==> flow/design.v <==
module huff_encoder (
	clk,
	reset,
	io_in,
	io_out
);
	input wire clk;
	input wire reset;
	input wire [11:0] io_in;
	output reg [11:0] io_out;
	reg [23:0] data_in;
	reg [8:0] freq_in;
	reg [1:0] count;
	reg [3:0] odd_idx;
	reg [3:0] even_idx;
	wire [56:0] initial_node;
	reg [2:0] state;
	reg [19:0] huff_tree [0:5];
	reg [56:0] in_huff_tree;
	reg [2:0] in_pad;
	wire [2:0] out_pad;
	wire [75:0] out_huff_tree;
	wire [18:0] merged_node;
	reg [8:0] encoded_value;
	reg [8:0] encoded_mask;
	reg done;
	reg [14:0] character;
	reg [2:0] encoded_value_h [0:5];
	reg [2:0] a;
	reg [2:0] b;
	reg [2:0] c;
	reg [2:0] encoded_value_l;
	reg [2:0] encoded_value_r;
	reg is_n_odd;
	freq_calc freq_calc_ins(
		.data_in(data_in),
		.freq_in(freq_in),
		.node(initial_node)
	);
	node_sorter node_sorter_ins(
		.clk(clk),
		.input_node(in_huff_tree[0+:57]),
		.input_pad(in_pad),
		.output_node(out_huff_tree[19+:57]),
		.output_pad(out_pad)
	);
	assign out_huff_tree[0+:19] = 19'b0;
	merge_nodes merge_nodes_ins(
		.min_node(out_huff_tree[57+:19]),
		.second_min_node(out_huff_tree[38+:19]),
		.merged_node(merged_node)
	);
	always @(posedge clk) begin : huffman_enc
		if (reset) begin
			state <= 3'b001;
			a <= 3'd0;
			b <= 3'b000;
			c <= 3'b000;
			done = 'b0;
			in_pad <= 3'b000;
			begin : sv2v_autoblock_1
				reg signed [31:0] i;
				for (i = 0; i < 3; i = i + 1)
					begin
						encoded_value[(2 - i) * 3+:3] = 'b0;
						encoded_mask[(2 - i) * 3+:3] = 'b0;
						in_huff_tree[((2 - i) * 19) + 18-:5] <= 'b0;
						in_huff_tree[((2 - i) * 19) + 13-:3] <= 'b0;
						in_huff_tree[((2 - i) * 19) + 10] <= 'b0;
						in_huff_tree[((2 - i) * 19) + 9-:5] <= 'b0;
						in_huff_tree[((2 - i) * 19) + 4-:5] <= 'b0;
						character[(2 - i) * 5+:5] = 'b0;
					end
			end
			begin : sv2v_autoblock_2
				reg signed [31:0] i;
				for (i = 0; i < 6; i = i + 1)
					begin
						encoded_value_h[i] = 'b0;
						huff_tree[i][19-:5] = 'b0;
						huff_tree[i][14] = 1'b0;
						huff_tree[i][3-:2] = 'b0;
						huff_tree[i][13-:5] = 'b0;
						huff_tree[i][8-:5] = 'b0;
						huff_tree[i][1-:2] = 'b0;
					end
			end
			encoded_value_l = 'b0;
			encoded_value_r = 'b0;
		end
		else
			case (state)
				3'b001: begin
					done = 'b0;
					io_out <= 'b0;
					a <= 'b0;
					b <= 'b0;
					if (io_in[11] == 1'b1) begin
						if (c < 3) begin
							data_in[(2 - c) * 8+:8] <= io_in[7:0];
							freq_in[(2 - c) * 3+:3] <= io_in[10:8];
						end
						c <= c + 1'b1;
					end
					state <= (c == 3 ? 3'b010 : 3'b001);
				end
				3'b010: begin
					count = 3;
					begin : sv2v_autoblock_3
						reg signed [31:0] i;
						for (i = 0; i < 3; i = i + 1)
							in_huff_tree[(2 - i) * 19+:19] <= initial_node[(2 - i) * 19+:19];
					end
					in_pad <= 3'b000;
					state <= 3'b011;
				end
				3'b011: state <= 3'b100;
				3'b100: begin
					in_huff_tree[38+:19] <= merged_node;
					in_huff_tree[0+:38] <= out_huff_tree[0+:38];
					in_pad <= {out_pad[2] | out_pad[1], out_pad[0], 1'b1};
					count = count - 1'b1;
					even_idx = count << 1'b1;
					odd_idx = even_idx + 1'b1;
					huff_tree[even_idx][19-:5] = out_huff_tree[75-:5];
					huff_tree[odd_idx][19-:5] = out_huff_tree[56-:5];
					huff_tree[even_idx][14] = out_huff_tree[67];
					huff_tree[odd_idx][14] = out_huff_tree[48];
					huff_tree[even_idx][13-:5] = out_huff_tree[66-:5];
					huff_tree[odd_idx][13-:5] = out_huff_tree[47-:5];
					huff_tree[even_idx][8-:5] = out_huff_tree[61-:5];
					huff_tree[odd_idx][8-:5] = out_huff_tree[42-:5];
					huff_tree[1][19-:5] = out_huff_tree[75-:5];
					huff_tree[1][14] = out_huff_tree[67];
					huff_tree[1][13-:5] = out_huff_tree[66-:5];
					huff_tree[1][8-:5] = out_huff_tree[61-:5];
					if (!(count[0] | count[1]))
						state <= 3'b101;
					else
						state <= 3'b011;
				end
				3'b101: begin
					begin : sv2v_autoblock_4
						reg signed [31:0] l;
						for (l = 5; l > 1; l = l - 1)
							begin : sv2v_autoblock_5
								reg signed [31:0] n;
								for (n = 1; n < 6; n = n + 1)
									if ((huff_tree[n][14] == 'b0) && ((huff_tree[n][13-:5] == huff_tree[l][19-:5]) || (huff_tree[n][8-:5] == huff_tree[l][19-:5])))
										huff_tree[l][3-:2] = n;
							end
					end
					begin : sv2v_autoblock_6
						reg signed [31:0] n;
						for (n = 2; n < 6; n = n + 1)
							huff_tree[n][1-:2] = huff_tree[huff_tree[n][3-:2]][1-:2] + 1'b1;
					end
					state <= 3'b110;
				end
				3'b110: begin
					begin : sv2v_autoblock_7
						reg signed [31:0] n;
						for (n = 2; n < 6; n = n + 1)
							begin
								encoded_value_l = encoded_value_h[huff_tree[n][3-:2]] << 1'b1;
								encoded_value_r = (encoded_value_h[huff_tree[n][3-:2]] << 1'b1) | 1'b1;
								is_n_odd = n[0];
								if (huff_tree[n][3-:2] != 1'b1)
									encoded_value_h[n] = (is_n_odd ? encoded_value_r : encoded_value_l);
								else if (huff_tree[n][3-:2] == 1'b1)
									encoded_value_h[n][0] = (is_n_odd ? 1'b1 : 1'b0);
							end
					end
					begin : sv2v_autoblock_8
						integer i;
						for (i = 0; i <= 2; i = i + 1)
							begin : sv2v_autoblock_9
								reg signed [31:0] n;
								for (n = 1; n < 6; n = n + 1)
									if ((huff_tree[n][19-:5] == data_in[((2 - i) * 8) + 3-:4]) && (huff_tree[n][14] == 'b1)) begin
										encoded_mask[(2 - i) * 3+:3] = (1'b1 << huff_tree[n][1-:2]) - 1'b1;
										encoded_value[(2 - i) * 3+:3] = encoded_value_h[n];
										character[(2 - i) * 5+:5] = huff_tree[n][19-:5];
									end
							end
					end
					state <= 3'b111;
				end
				3'b111: begin
					c <= 'b0;
					done = 1'b1;
					io_out[8:0] <= (b[0] == 1'b0 ? {done, 3'b011, (a > 2 ? 5'b00000 : character[(2 - a) * 5+:5])} : {done, 2'b00, encoded_mask[(2 - a) * 3+:3], encoded_value[(2 - a) * 3+:3]});
					b <= b + 1'b1;
					a <= (b[0] == 1'b1 ? a + 1 : a);
					state <= (a > 2 ? 3'b001 : 3'b111);
				end
				default: state <= 3'b001;
			endcase
	end
endmodule
module freq_calc (
	data_in,
	freq_in,
	node
);
	input wire [23:0] data_in;
	input wire [8:0] freq_in;
	output reg [56:0] node;
	always @(*) begin : sv2v_autoblock_1
		reg signed [31:0] i;
		for (i = 0; i < 3; i = i + 1)
			begin
				node[((2 - i) * 19) + 18-:5] = data_in[(2 - i) * 8+:8];
				node[((2 - i) * 19) + 13-:3] = freq_in[(2 - i) * 3+:3];
				node[((2 - i) * 19) + 9-:5] = 'b0;
				node[((2 - i) * 19) + 4-:5] = 'b0;
				node[((2 - i) * 19) + 10] = 1'b1;
			end
	end
endmodule
module node_sorter (
	clk,
	input_node,
	input_pad,
	output_node,
	output_pad
);
	input wire clk;
	input wire [56:0] input_node;
	input wire [2:0] input_pad;
	output reg [56:0] output_node;
	output reg [2:0] output_pad;
	reg [18:0] temp_node;
	reg [56:0] sort_tmp;
	reg [2:0] pad_tmp;
	always @(posedge clk) begin
		begin : sv2v_autoblock_1
			reg signed [31:0] i;
			for (i = 0; i < 3; i = i + 1)
				sort_tmp = input_node;
		end
		pad_tmp = input_pad;
		begin : sv2v_autoblock_2
			reg signed [31:0] j;
			for (j = 0; j < 2; j = j + 1)
				begin : sv2v_autoblock_3
					reg signed [31:0] k;
					for (k = 0; k < 2; k = k + 1)
						if (!(pad_tmp[2 - k] | pad_tmp[2 - (k + 1)]) && (((sort_tmp[((2 - k) * 19) + 13-:3] == sort_tmp[((2 - (k + 1)) * 19) + 13-:3]) && (sort_tmp[((2 - k) * 19) + 18-:5] > sort_tmp[((2 - (k + 1)) * 19) + 18-:5])) || (sort_tmp[((2 - k) * 19) + 13-:3] > sort_tmp[((2 - (k + 1)) * 19) + 13-:3]))) begin
							temp_node = sort_tmp[(2 - k) * 19+:19];
							sort_tmp[(2 - k) * 19+:19] = sort_tmp[(2 - (k + 1)) * 19+:19];
							sort_tmp[(2 - (k + 1)) * 19+:19] = temp_node;
							pad_tmp[2 - k] = 1'b0;
							pad_tmp[2 - (k + 1)] = 1'b0;
						end
				end
		end
		output_node <= sort_tmp;
		output_pad <= pad_tmp;
	end
endmodule
module merge_nodes (
	min_node,
	second_min_node,
	merged_node
);
	input wire [18:0] min_node;
	input wire [18:0] second_min_node;
	output wire [18:0] merged_node;
	assign merged_node[18-:5] = min_node[18-:5] + second_min_node[18-:5];
	assign merged_node[13-:3] = min_node[13-:3] + second_min_node[13-:3];
	assign merged_node[9-:5] = min_node[18-:5];
	assign merged_node[4-:5] = second_min_node[18-:5];
	assign merged_node[10] = 1'b0;
endmodule
`default_nettype none
module my_chip (
    input logic [11:0] io_in,  
    output logic [11:0] io_out,  
    input logic clock,
    input logic reset  
);
    huff_encoder DUT(.clk(clock), .reset(reset), .io_in(io_in), .io_out(io_out));  
endmodule
==> reports on my_chip <==
## Step by step through the tools: my_chip

Tool output for the design above before and after an edit, in the order of the flow.
Lines under "unedited" count in the file above, lines under "edited" in the edited file.
"difference": "edited" minus "unedited" as printed here. "relative change": 100 x difference / "unedited".
Library cell names are shortened.
Not given: n/a

| inputs | value |
|---|---|
| top module | my_chip |
| clock | clock |
| cell library | sky130hd |
| timing corner | tt_025C_1v80 |

## Edit of the RTL

The edit as a unified diff against the file above.
A script made this edit. It was not meant as an optimisation and need not keep what the design does.

```diff
@@ -16,5 +16,5 @@
 	wire [56:0] initial_node;
 	reg [2:0] state;
-	reg [19:0] huff_tree [0:5];
+	reg [19:0] huff_tree [0:2];
 	reg [56:0] in_huff_tree;
 	reg [2:0] in_pad;
```

## After elaboration

Source: Yosys, flattened and elaborated. Widths are those after wreduce. Registers that Yosys merges into a memory's read port (data or address) are not register bits. Print and check cells do not count.

Operators by class:

| what | unedited | edited | difference | relative change (%) |
|---|---|---|---|---|
| muxes and demuxes | 164 | 73 | -91 | -55.49 |
| divide/modulo/power cells | 0 | 0 | 0 | n/a |
| shift-type cells | 11 | 8 | -3 | -27.27 |
| reductions and logical operators | 102 | 44 | -58 | -56.86 |
| multiply operators | 3 | 3 | 0 | 0.00 |
| eq/ne operators | 107 | 32 | -75 | -70.09 |
| bitwise logic cells | 18 | 15 | -3 | -16.67 |
| magnitude comparators | 10 | 10 | 0 | 0.00 |
| add/subtract/negate cells | 19 | 13 | -6 | -31.58 |

Operators by type and width:

| cell | unedited | edited | difference | relative change (%) |
|---|---|---|---|---|
| equality test 5 bit | 40 | 4 | -36 | -90.00 |
| 2-to-1 mux 2 bit | 43 | 8 | -35 | -81.40 |
| logical AND 1 bit | 43 | 16 | -27 | -62.79 |
| 2-to-1 mux 5 bit | 34 | 13 | -21 | -61.76 |
| 2-to-1 mux 3 bit | 31 | 13 | -18 | -58.06 |
| logical OR 1 bit | 24 | 6 | -18 | -75.00 |
| equality test 2 bit with constant B | 17 | 4 | -13 | -76.47 |
| 2-to-1 mux 1 bit | 20 | 9 | -11 | -55.00 |
| equality test 2 x 1 -> 1 bit with constant B | 13 | 3 | -10 | -76.92 |
| equality test 5 x 4 -> 1 bit | 15 | 6 | -9 | -60.00 |
| logical NOT 2 bit | 8 | 2 | -6 | -75.00 |
| case mux 2 bit (select 4 bit) | 4 | 0 | -4 | -100.00 |
| OR reduction 2 bit | 4 | 0 | -4 | -100.00 |
| AND reduction 2 bit | 11 | 8 | -3 | -27.27 |
| NOT 1 bit | 6 | 3 | -3 | -50.00 |
| inequality test 2 x 1 -> 1 bit with constant B | 5 | 2 | -3 | -60.00 |
| case mux 2 bit (select 3 bit) | 4 | 1 | -3 | -75.00 |
| << shifter 1 x 2 -> 3 bit with constant A | 4 | 1 | -3 | -75.00 |
| subtractor 3 x 1 -> 3 bit with constant B | 4 | 1 | -3 | -75.00 |
| nonzero test 5 bit | 3 | 0 | -3 | -100.00 |
| equality test 3 bit with constant B | 6 | 4 | -2 | -33.33 |
| equality test 3 x 2 -> 1 bit with constant B | 5 | 3 | -2 | -40.00 |
| adder 2 x 1 -> 2 bit with constant B | 4 | 2 | -2 | -50.00 |
| nonzero test 2 bit | 4 | 6 | +2 | +50.00 |
| adder 3 x 1 -> 3 bit with constant B | 4 | 3 | -1 | -25.00 |
| case mux 2 bit (select 2 bit) | 1 | 2 | +1 | +100.00 |
| OR reduction 3 bit | 0 | 1 | +1 | n/a |
| 2-to-1 mux 19 bit | 8 | 8 | 0 | 0.00 |

Not every row of either side is listed.

Bit counts:

| what | unedited | edited | difference | relative change (%) |
|---|---|---|---|---|
| latch bits | 0 | 0 | 0 | n/a |
| output and inout port bits | 12 | 12 | 0 | 0.00 |
| word width x clocked read ports | 0 | 0 | 0 | n/a |
| bits in read-only memories | 0 | 0 | 0 | n/a |
| memories kept | 0 | 0 | 0 | n/a |
| bits of input ports | 14 | 14 | 0 | 0.00 |
| elaborated cells | 500 | 243 | -257 | -51.40 |
| bits in writable memories | 0 | 0 | 0 | n/a |
| register bits after elaboration | 306 | 237 | -69 | -22.55 |

## Depth

Yosys ltp: most cells in a row. Word level: on the elaborated netlist, between registers, memories and ports. Mapped: between sequential cells and ports; inverters and the memories' decode and read muxes count.

Depth:

| what | unedited | edited | difference | relative change (%) |
|---|---|---|---|---|
| word-level depth | 23 | 20 | -3 | -13.04 |
| ABC_AREA | 0 | 0 | n/a | n/a |
| gate-level depth with buffers | 41 | 35 | -6 | -14.63 |
| depth with buffers taken out | 36 | 29 | -7 | -19.44 |

## Synthesis result

The flow's flattened synthesis, as Yosys stat reports it; memories are mapped. The netlist is that of the ABC_AREA named above (0 if unset); the other value can give another one.

Cell types:

| cell | unedited | edited | difference | relative change (%) |
|---|---|---|---|---|
| nand2_1 | 243 | 97 | -146 | -60.08 |
| xor2_1 | 141 | 24 | -117 | -82.98 |
| a21oi_1 | 178 | 84 | -94 | -52.81 |
| xnor2_1 | 123 | 32 | -91 | -73.98 |
| clkbuf_1 | 125 | 42 | -83 | -66.40 |
| dfxtp_1 | 262 | 184 | -78 | -29.77 |
| nor2_1 | 203 | 158 | -45 | -22.17 |
| o22ai_1 | 45 | 9 | -36 | -80.00 |
| nand3_1 | 62 | 31 | -31 | -50.00 |
| buf_1 | 37 | 7 | -30 | -81.08 |
| mux2i_1 | 121 | 95 | -26 | -21.49 |
| o21ai_0 | 67 | 41 | -26 | -38.81 |
| nor3_1 | 50 | 26 | -24 | -48.00 |
| a211oi_1 | 44 | 20 | -24 | -54.55 |
| buf_2 | 43 | 20 | -23 | -53.49 |
| o211ai_1 | 18 | 1 | -17 | -94.44 |
| o21a_1 | 14 | 2 | -12 | -85.71 |
| o221a_2 | 19 | 8 | -11 | -57.89 |

Not every row of either side is listed.

Mapped netlist:

| what | unedited | edited | difference | relative change (%) |
|---|---|---|---|---|
| cell area after synthesis (mm²) | 0.0190846 | 0.0125683 | -0.0065163 | -34.14 |
| sequential area (mm²) | 0.006266 | 0.0047045 | -0.0015615 | -24.92 |
| buffer cells | 216 | 87 | -129 | -59.72 |
| flip-flops | 296 | 218 | -78 | -26.35 |
| cell count | 2,288 | 1,362 | -926 | -40.47 |

The figures by module come from a second, unflattened synthesis with its own total; it is not the netlist above.

Unflattened totals:

| what | unedited | edited | difference | relative change (%) |
|---|---|---|---|---|
| cells (unflattened synthesis) | 2,606 | 1,710 | -896 | -34.38 |
| area (unflattened synthesis) (mm²) | 0.0211803 | 0.0149769 | -0.0062034 | -29.29 |

Each row is one instance without its submodules.

Modules, unedited:

| module | cells | area (mm²) | times used | sequential area (mm²) |
|---|---|---|---|---|
| huff_encoder | 2,028 | 0.0165684 | 1 | 0.0055553 |
| node_sorter | 480 | 0.0038662 | 1 | 0.0012012 |
| freq_calc | 59 | 0.0004354 | 1 | 0 |
| merge_nodes | 39 | 0.0003103 | 1 | 0 |
| my_chip | 0 | 0 | 1 | 0 |

Modules, edited:

| module | cells | area (mm²) | times used | sequential area (mm²) |
|---|---|---|---|---|
| huff_encoder | 1,132 | 0.0103649 | 1 | 0.004214 |
| node_sorter | 480 | 0.0038662 | 1 | 0.0012012 |
| freq_calc | 59 | 0.0004354 | 1 | 0 |
| merge_nodes | 39 | 0.0003103 | 1 | 0 |
| my_chip | 0 | 0 | 1 | 0 |

## Path before layout

Path of least setup slack by OpenSTA after synthesis, without wires, with an ideal clock, recovery checks aside; 20% of the period is set as input and as output delay. Where synthesis merged equal registers, the netlist keeps one of their names.

Path after synthesis:

| what | unedited | edited | difference | relative change (%) |
|---|---|---|---|---|
| kind | reg2reg | reg2reg | n/a | n/a |
| from | register DUT.in_huff_tree[34] | register DUT.in_huff_tree[37] | n/a | n/a |
| to | register DUT.node_sorter_ins.output_node[19] | register DUT.node_sorter_ins.output_node[1] | n/a | n/a |
| launch time at the first pin (ns) | 0.000 | 0.000 | 0.000 | n/a |
| clock period (ns) | 12.0 | 12.0 | 0.0 | 0.00 |
| data required time (ns) | 11.863 | 11.878 | +0.015 | +0.13 |
| path buffers | 4 | 7 | +3 | +75.00 |
| library setup time (ns) | 0.137 | 0.122 | -0.015 | n/a |
| setup slack (ns) | 3.869 | 5.404 | +1.535 | n/a |
| delay of the path (ns) | 8.131 | 6.596 | -1.535 | -18.88 |
| arrival time (ns) | 7.994 | 6.474 | -1.520 | -19.01 |
| stages on the path | 39 | 35 | -4 | -10.26 |
| period reached after synthesis (ns) | 8.131 | 6.596 | -1.535 | -18.88 |

"delay of the path" = arrival - input delay + setup time.
"stages on the path" counts driving pins, that of a launching flip-flop among them; a cell with two outputs on the path counts twice.
"period reached after synthesis" = period - worst setup slack (recovery checks aside). The figure is calculated, with input and output delays left at 20% of the set period.
Between the ends stands the longest chain of elaborated cells between them, by number of cells; it is not shown to be the way that was timed. Of several equally long chains one is given.
A line is the first line of the expression or statement that the cell stems from. Yosys adds cells for indexed reads and writes and turns some case tables into memories.
At most two assigning lines are given for a register; there are more.

| on the way, after synthesis, unedited | value |
|---|---|
| cell sequence | dfxtp_1 -> inv_1 -> ha_1 -> nor2b_1 -> o21ai_0 -> a21oi_1 -> a2bb2oi_1 -> o21ai_1 -> mux2_2 -> ha_1 -> nor2b_1 -> o21a_1 -> o21a_1 -> o21a_1 -> o22ai_1 -> a41oi_1 -> clkbuf_1 -> o21ai_0 -> (+3 left out) -> o21a_1 -> o21a_1 -> o22ai_1 -> a41o_1 -> clkbuf_1 -> buf_1 -> mux2_2 -> ha_1 -> nor2b_1 -> o21a_1 -> o21a_1 -> o21a_1 -> o22ai_1 -> a41oi_1 -> nor3_1 -> a21oi_1 -> clkbuf_1 -> o22ai_1 |
| cells in the longest elaborated chain | 20 |
| elaborated cells on any way between the ends | 39 |
| source lines of those cells | 1 |
| classes of those cells | compare (7); eq/ne (3); mux (11); logic (3); reduce/logical (15) |

Ends and longest elaborated chain, after synthesis, unedited:

| what | RTL line | RTL |
|---|---|---|
| start, declared | 19 | `reg [56:0] in_huff_tree;` |
| start, assigned | 112 | `in_huff_tree[(2 - i) * 19+:19] <= initial_node[(2 - i) * 19+:19];` |
| start, assigned | 120 | `in_huff_tree[0+:38] <= out_huff_tree[0+:38];` |
| > comparator 5 bit | 249 | `if (!(pad_tmp[2 - k] \| pad_tmp[2 - (k + 1)]) && (((sort_tmp[((2 - k) * 19) + 13-:3] == sort_tmp[((2 - (k + 1)) ...` |
| logical AND 1 bit | 249 |  |
| logical OR 1 bit | 249 |  |
| logical AND 1 bit | 249 |  |
| 2-to-1 mux 19 bit | 249 |  |
| > comparator 5 bit | 249 |  |
| logical AND 1 bit | 249 |  |
| (+6 left out) | n/a |  |
| logical AND 1 bit | 249 |  |
| 2-to-1 mux 19 bit | 249 |  |
| > comparator 5 bit | 249 |  |
| logical AND 1 bit | 249 |  |
| logical OR 1 bit | 249 |  |
| logical AND 1 bit | 249 |  |
| 2-to-1 mux 19 bit | 249 |  |
| end, assigned | 258 | `output_node <= sort_tmp;` |
| end, declared | 231 | `output reg [56:0] output_node;` |

| on the way, after synthesis, edited | value |
|---|---|
| cell sequence | dfxtp_1 -> inv_1 -> ha_1 -> nand4_1 -> nor2_1 -> nor3_1 -> a211o_1 -> buf_4 -> buf_6 -> mux2_4 -> ha_1 -> nand3_1 -> o21bai_1 -> a31o_1 -> or2_1 -> buf_6 -> buf_4 -> mux2i_4 -> ha_1 -> and3_1 -> nand4_1 -> o2111ai_1 -> nor2_1 -> buf_4 -> mux2_2 -> ha_1 -> nand2b_1 -> a211o_1 -> o2111ai_2 -> a31oi_4 -> and2_1 -> buf_6 -> nor2b_4 -> buf_6 -> a221o_1 |
| cells in the longest elaborated chain | 20 |
| elaborated cells on any way between the ends | 39 |
| source lines of those cells | 1 |
| classes of those cells | compare (7); eq/ne (3); mux (11); logic (3); reduce/logical (15) |

Ends and longest elaborated chain, after synthesis, edited:

| what | RTL line | RTL |
|---|---|---|
| start, declared | 19 | `reg [56:0] in_huff_tree;` |
| start, assigned | 112 | `in_huff_tree[(2 - i) * 19+:19] <= initial_node[(2 - i) * 19+:19];` |
| start, assigned | 120 | `in_huff_tree[0+:38] <= out_huff_tree[0+:38];` |
| > comparator 5 bit | 249 | `if (!(pad_tmp[2 - k] \| pad_tmp[2 - (k + 1)]) && (((sort_tmp[((2 - k) * 19) + 13-:3] == sort_tmp[((2 - (k + 1)) ...` |
| logical AND 1 bit | 249 |  |
| logical OR 1 bit | 249 |  |
| logical AND 1 bit | 249 |  |
| 2-to-1 mux 19 bit | 249 |  |
| > comparator 5 bit | 249 |  |
| logical AND 1 bit | 249 |  |
| (+6 left out) | n/a |  |
| logical AND 1 bit | 249 |  |
| 2-to-1 mux 19 bit | 249 |  |
| > comparator 5 bit | 249 |  |
| logical AND 1 bit | 249 |  |
| logical OR 1 bit | 249 |  |
| logical AND 1 bit | 249 |  |
| 2-to-1 mux 19 bit | 249 |  |
| end, assigned | 258 | `output_node <= sort_tmp;` |
| end, declared | 231 | `output reg [56:0] output_node;` |

## Timing after layout

Path of least setup slack in the final report of each run of pair A (OpenROAD, finished layout, wires in). Where an end is a register, its clock arrival counts in the times.

Path post-layout:

| what | unedited | edited | difference | relative change (%) |
|---|---|---|---|---|
| kind | reg2reg | reg2reg | n/a | n/a |
| from | register DUT.in_huff_tree[34] | register DUT.in_huff_tree[37] | n/a | n/a |
| to | register DUT.node_sorter_ins.output_node[37] | register DUT.node_sorter_ins.output_node[10] | n/a | n/a |
| library setup time (ns) | 0.06 | 0.16 | +0.10 | n/a |
| path buffers | 2 | 1 | -1 | -50.00 |
| launch time at the first pin (ns) | 0.55 | 0.53 | -0.02 | -3.64 |
| data required time (ns) | 12.49 | 12.37 | -0.12 | -0.96 |
| arrival time (ns) | 9.70 | 8.75 | -0.95 | -9.79 |
| setup slack (ns) | 2.79 | 3.62 | +0.83 | n/a |
| stages on the path | 37 | 30 | -7 | -18.92 |
| clock period (ns) | 12.0 | 12.0 | 0.0 | 0.00 |

Between the ends stands the longest chain of elaborated cells between them, by number of cells; it is not shown to be the way that was timed. Of several equally long chains one is given.
At most two assigning lines are given for a register; there are more.

| on the way, post-layout, unedited | value |
|---|---|
| cell sequence | dfxtp_1 -> inv_1 -> ha_1 -> nor2b_1 -> o21ai_0 -> a21oi_1 -> a2bb2oi_1 -> o21ai_4 -> buf_4 -> mux2_2 -> ha_1 -> nor2b_1 -> o21a_1 -> o21a_1 -> o21a_1 -> o22ai_1 -> a41oi_2 -> buf_4 -> o21ai_0 -> ha_1 -> nor2b_1 -> o21a_1 -> o21a_1 -> o21a_1 -> o22ai_1 -> a41o_1 -> mux2i_1 -> ha_1 -> nor2b_1 -> o21a_1 -> o21a_1 -> o21a_1 -> o22ai_1 -> a41o_1 -> nor2_1 -> a21oi_1 -> o221a_2 |
| cells in the longest elaborated chain | 20 |
| elaborated cells on any way between the ends | 39 |
| source lines of those cells | 1 |
| classes of those cells | compare (7); eq/ne (3); mux (11); logic (3); reduce/logical (15) |

Ends and longest elaborated chain, post-layout, unedited:

| what | RTL line | RTL |
|---|---|---|
| start, declared | 19 | `reg [56:0] in_huff_tree;` |
| start, assigned | 112 | `in_huff_tree[(2 - i) * 19+:19] <= initial_node[(2 - i) * 19+:19];` |
| start, assigned | 120 | `in_huff_tree[0+:38] <= out_huff_tree[0+:38];` |
| > comparator 5 bit | 249 | `if (!(pad_tmp[2 - k] \| pad_tmp[2 - (k + 1)]) && (((sort_tmp[((2 - k) * 19) + 13-:3] == sort_tmp[((2 - (k + 1)) ...` |
| logical AND 1 bit | 249 |  |
| logical OR 1 bit | 249 |  |
| logical AND 1 bit | 249 |  |
| 2-to-1 mux 19 bit | 249 |  |
| > comparator 5 bit | 249 |  |
| logical AND 1 bit | 249 |  |
| (+6 left out) | n/a |  |
| logical AND 1 bit | 249 |  |
| 2-to-1 mux 19 bit | 249 |  |
| > comparator 5 bit | 249 |  |
| logical AND 1 bit | 249 |  |
| logical OR 1 bit | 249 |  |
| logical AND 1 bit | 249 |  |
| 2-to-1 mux 19 bit | 249 |  |
| end, assigned | 258 | `output_node <= sort_tmp;` |
| end, declared | 231 | `output reg [56:0] output_node;` |

| on the way, post-layout, edited | value |
|---|---|
| cell sequence | dfxtp_1 -> inv_1 -> ha_1 -> nand4_1 -> o31ai_1 -> a211o_2 -> mux2_2 -> inv_1 -> ha_1 -> nand2b_1 -> a21o_1 -> a21oi_1 -> or2_1 -> buf_4 -> mux2i_1 -> inv_1 -> ha_1 -> nand2b_1 -> a211o_1 -> o2111ai_1 -> or2_2 -> mux2i_1 -> ha_1 -> and3_1 -> nand4_1 -> o2111ai_2 -> a31oi_4 -> and2_1 -> nor2b_4 -> a222oi_1 |
| cells in the longest elaborated chain | 20 |
| elaborated cells on any way between the ends | 39 |
| source lines of those cells | 1 |
| classes of those cells | compare (7); eq/ne (3); mux (11); logic (3); reduce/logical (15) |

Ends and longest elaborated chain, post-layout, edited:

| what | RTL line | RTL |
|---|---|---|
| start, declared | 19 | `reg [56:0] in_huff_tree;` |
| start, assigned | 112 | `in_huff_tree[(2 - i) * 19+:19] <= initial_node[(2 - i) * 19+:19];` |
| start, assigned | 120 | `in_huff_tree[0+:38] <= out_huff_tree[0+:38];` |
| > comparator 5 bit | 249 | `if (!(pad_tmp[2 - k] \| pad_tmp[2 - (k + 1)]) && (((sort_tmp[((2 - k) * 19) + 13-:3] == sort_tmp[((2 - (k + 1)) ...` |
| logical AND 1 bit | 249 |  |
| logical OR 1 bit | 249 |  |
| logical AND 1 bit | 249 |  |
| 2-to-1 mux 19 bit | 249 |  |
| > comparator 5 bit | 249 |  |
| logical AND 1 bit | 249 |  |
| (+6 left out) | n/a |  |
| logical AND 1 bit | 249 |  |
| 2-to-1 mux 19 bit | 249 |  |
| > comparator 5 bit | 249 |  |
| logical AND 1 bit | 249 |  |
| logical OR 1 bit | 249 |  |
| logical AND 1 bit | 249 |  |
| 2-to-1 mux 19 bit | 249 |  |
| end, assigned | 258 | `output_node <= sort_tmp;` |
| end, declared | 231 | `output reg [56:0] output_node;` |

## Flow runs

Runs of the flow (Yosys, OpenROAD) on both versions; the two runs of a pair have the same settings. The constraints put input and output delay at 20% of the set period each and load the outputs with 0.01 pF.

| settings, pair A | value |
|---|---|
| period_ns | 12.0 |
| CAP_MARGIN | 20 |
| CORE_MARGIN | 2 |
| CORE_UTILIZATION | 40 |
| SLEW_MARGIN | 20 |

Measured results, pair A:

| what | unedited | edited | difference | relative change (%) |
|---|---|---|---|---|
| setup TNS (ns) | 0.000 | 0.000 | 0.000 | n/a |
| setup slack of the critical path (ns) | 2.786 | 3.622 | +0.836 | n/a |
| cell area after synthesis (mm²) | 0.0190846 | 0.0125683 | -0.0065163 | -34.14 |
| utilization after routing (%) | 43.6 | 44.7 | +1.1 | n/a |
| die size (mm²) | 0.0494751 | 0.0328552 | -0.0166199 | -33.59 |
| power consumption (W) | 0.003019 | 0.001927 | -0.001092 | -36.17 |
| final worst hold slack (ns) | 0.408 | 0.374 | -0.034 | n/a |

| settings, pair B | value |
|---|---|
| CORE_ASPECT_RATIO | 0.52 |
| CORE_UTILIZATION | 44 |
| CTS_CLUSTER_SIZE | 64 |
| MAX_ROUTING_LAYER | met5 |
| PLACE_DENSITY | 0.86 |
| SETUP_SLACK_MARGIN | 2.29 |
| period_ns | 10.6 |
| CAP_MARGIN | 20 |
| CORE_MARGIN | 2 |
| SLEW_MARGIN | 20 |

Measured results, pair B:

| what | unedited | edited | difference | relative change (%) |
|---|---|---|---|---|
| setup TNS (ns) | 0.000 | 0.000 | 0.000 | n/a |
| setup slack of the critical path (ns) | 2.637 | 2.481 | -0.156 | n/a |
| cell area after synthesis (mm²) | 0.0190846 | 0.0125683 | -0.0065163 | -34.14 |
| utilization after routing (%) | 48.5 | 48.3 | -0.2 | n/a |
| die size (mm²) | 0.0451454 | 0.0300055 | -0.0151399 | -33.54 |
| power consumption (W) | 0.003392 | 0.002019 | -0.001373 | -40.48 |
| final worst hold slack (ns) | 0.451 | 0.394 | -0.057 | n/a |

"power consumption" rests on the timing tool's default activity at the inputs, not on a simulated workload.
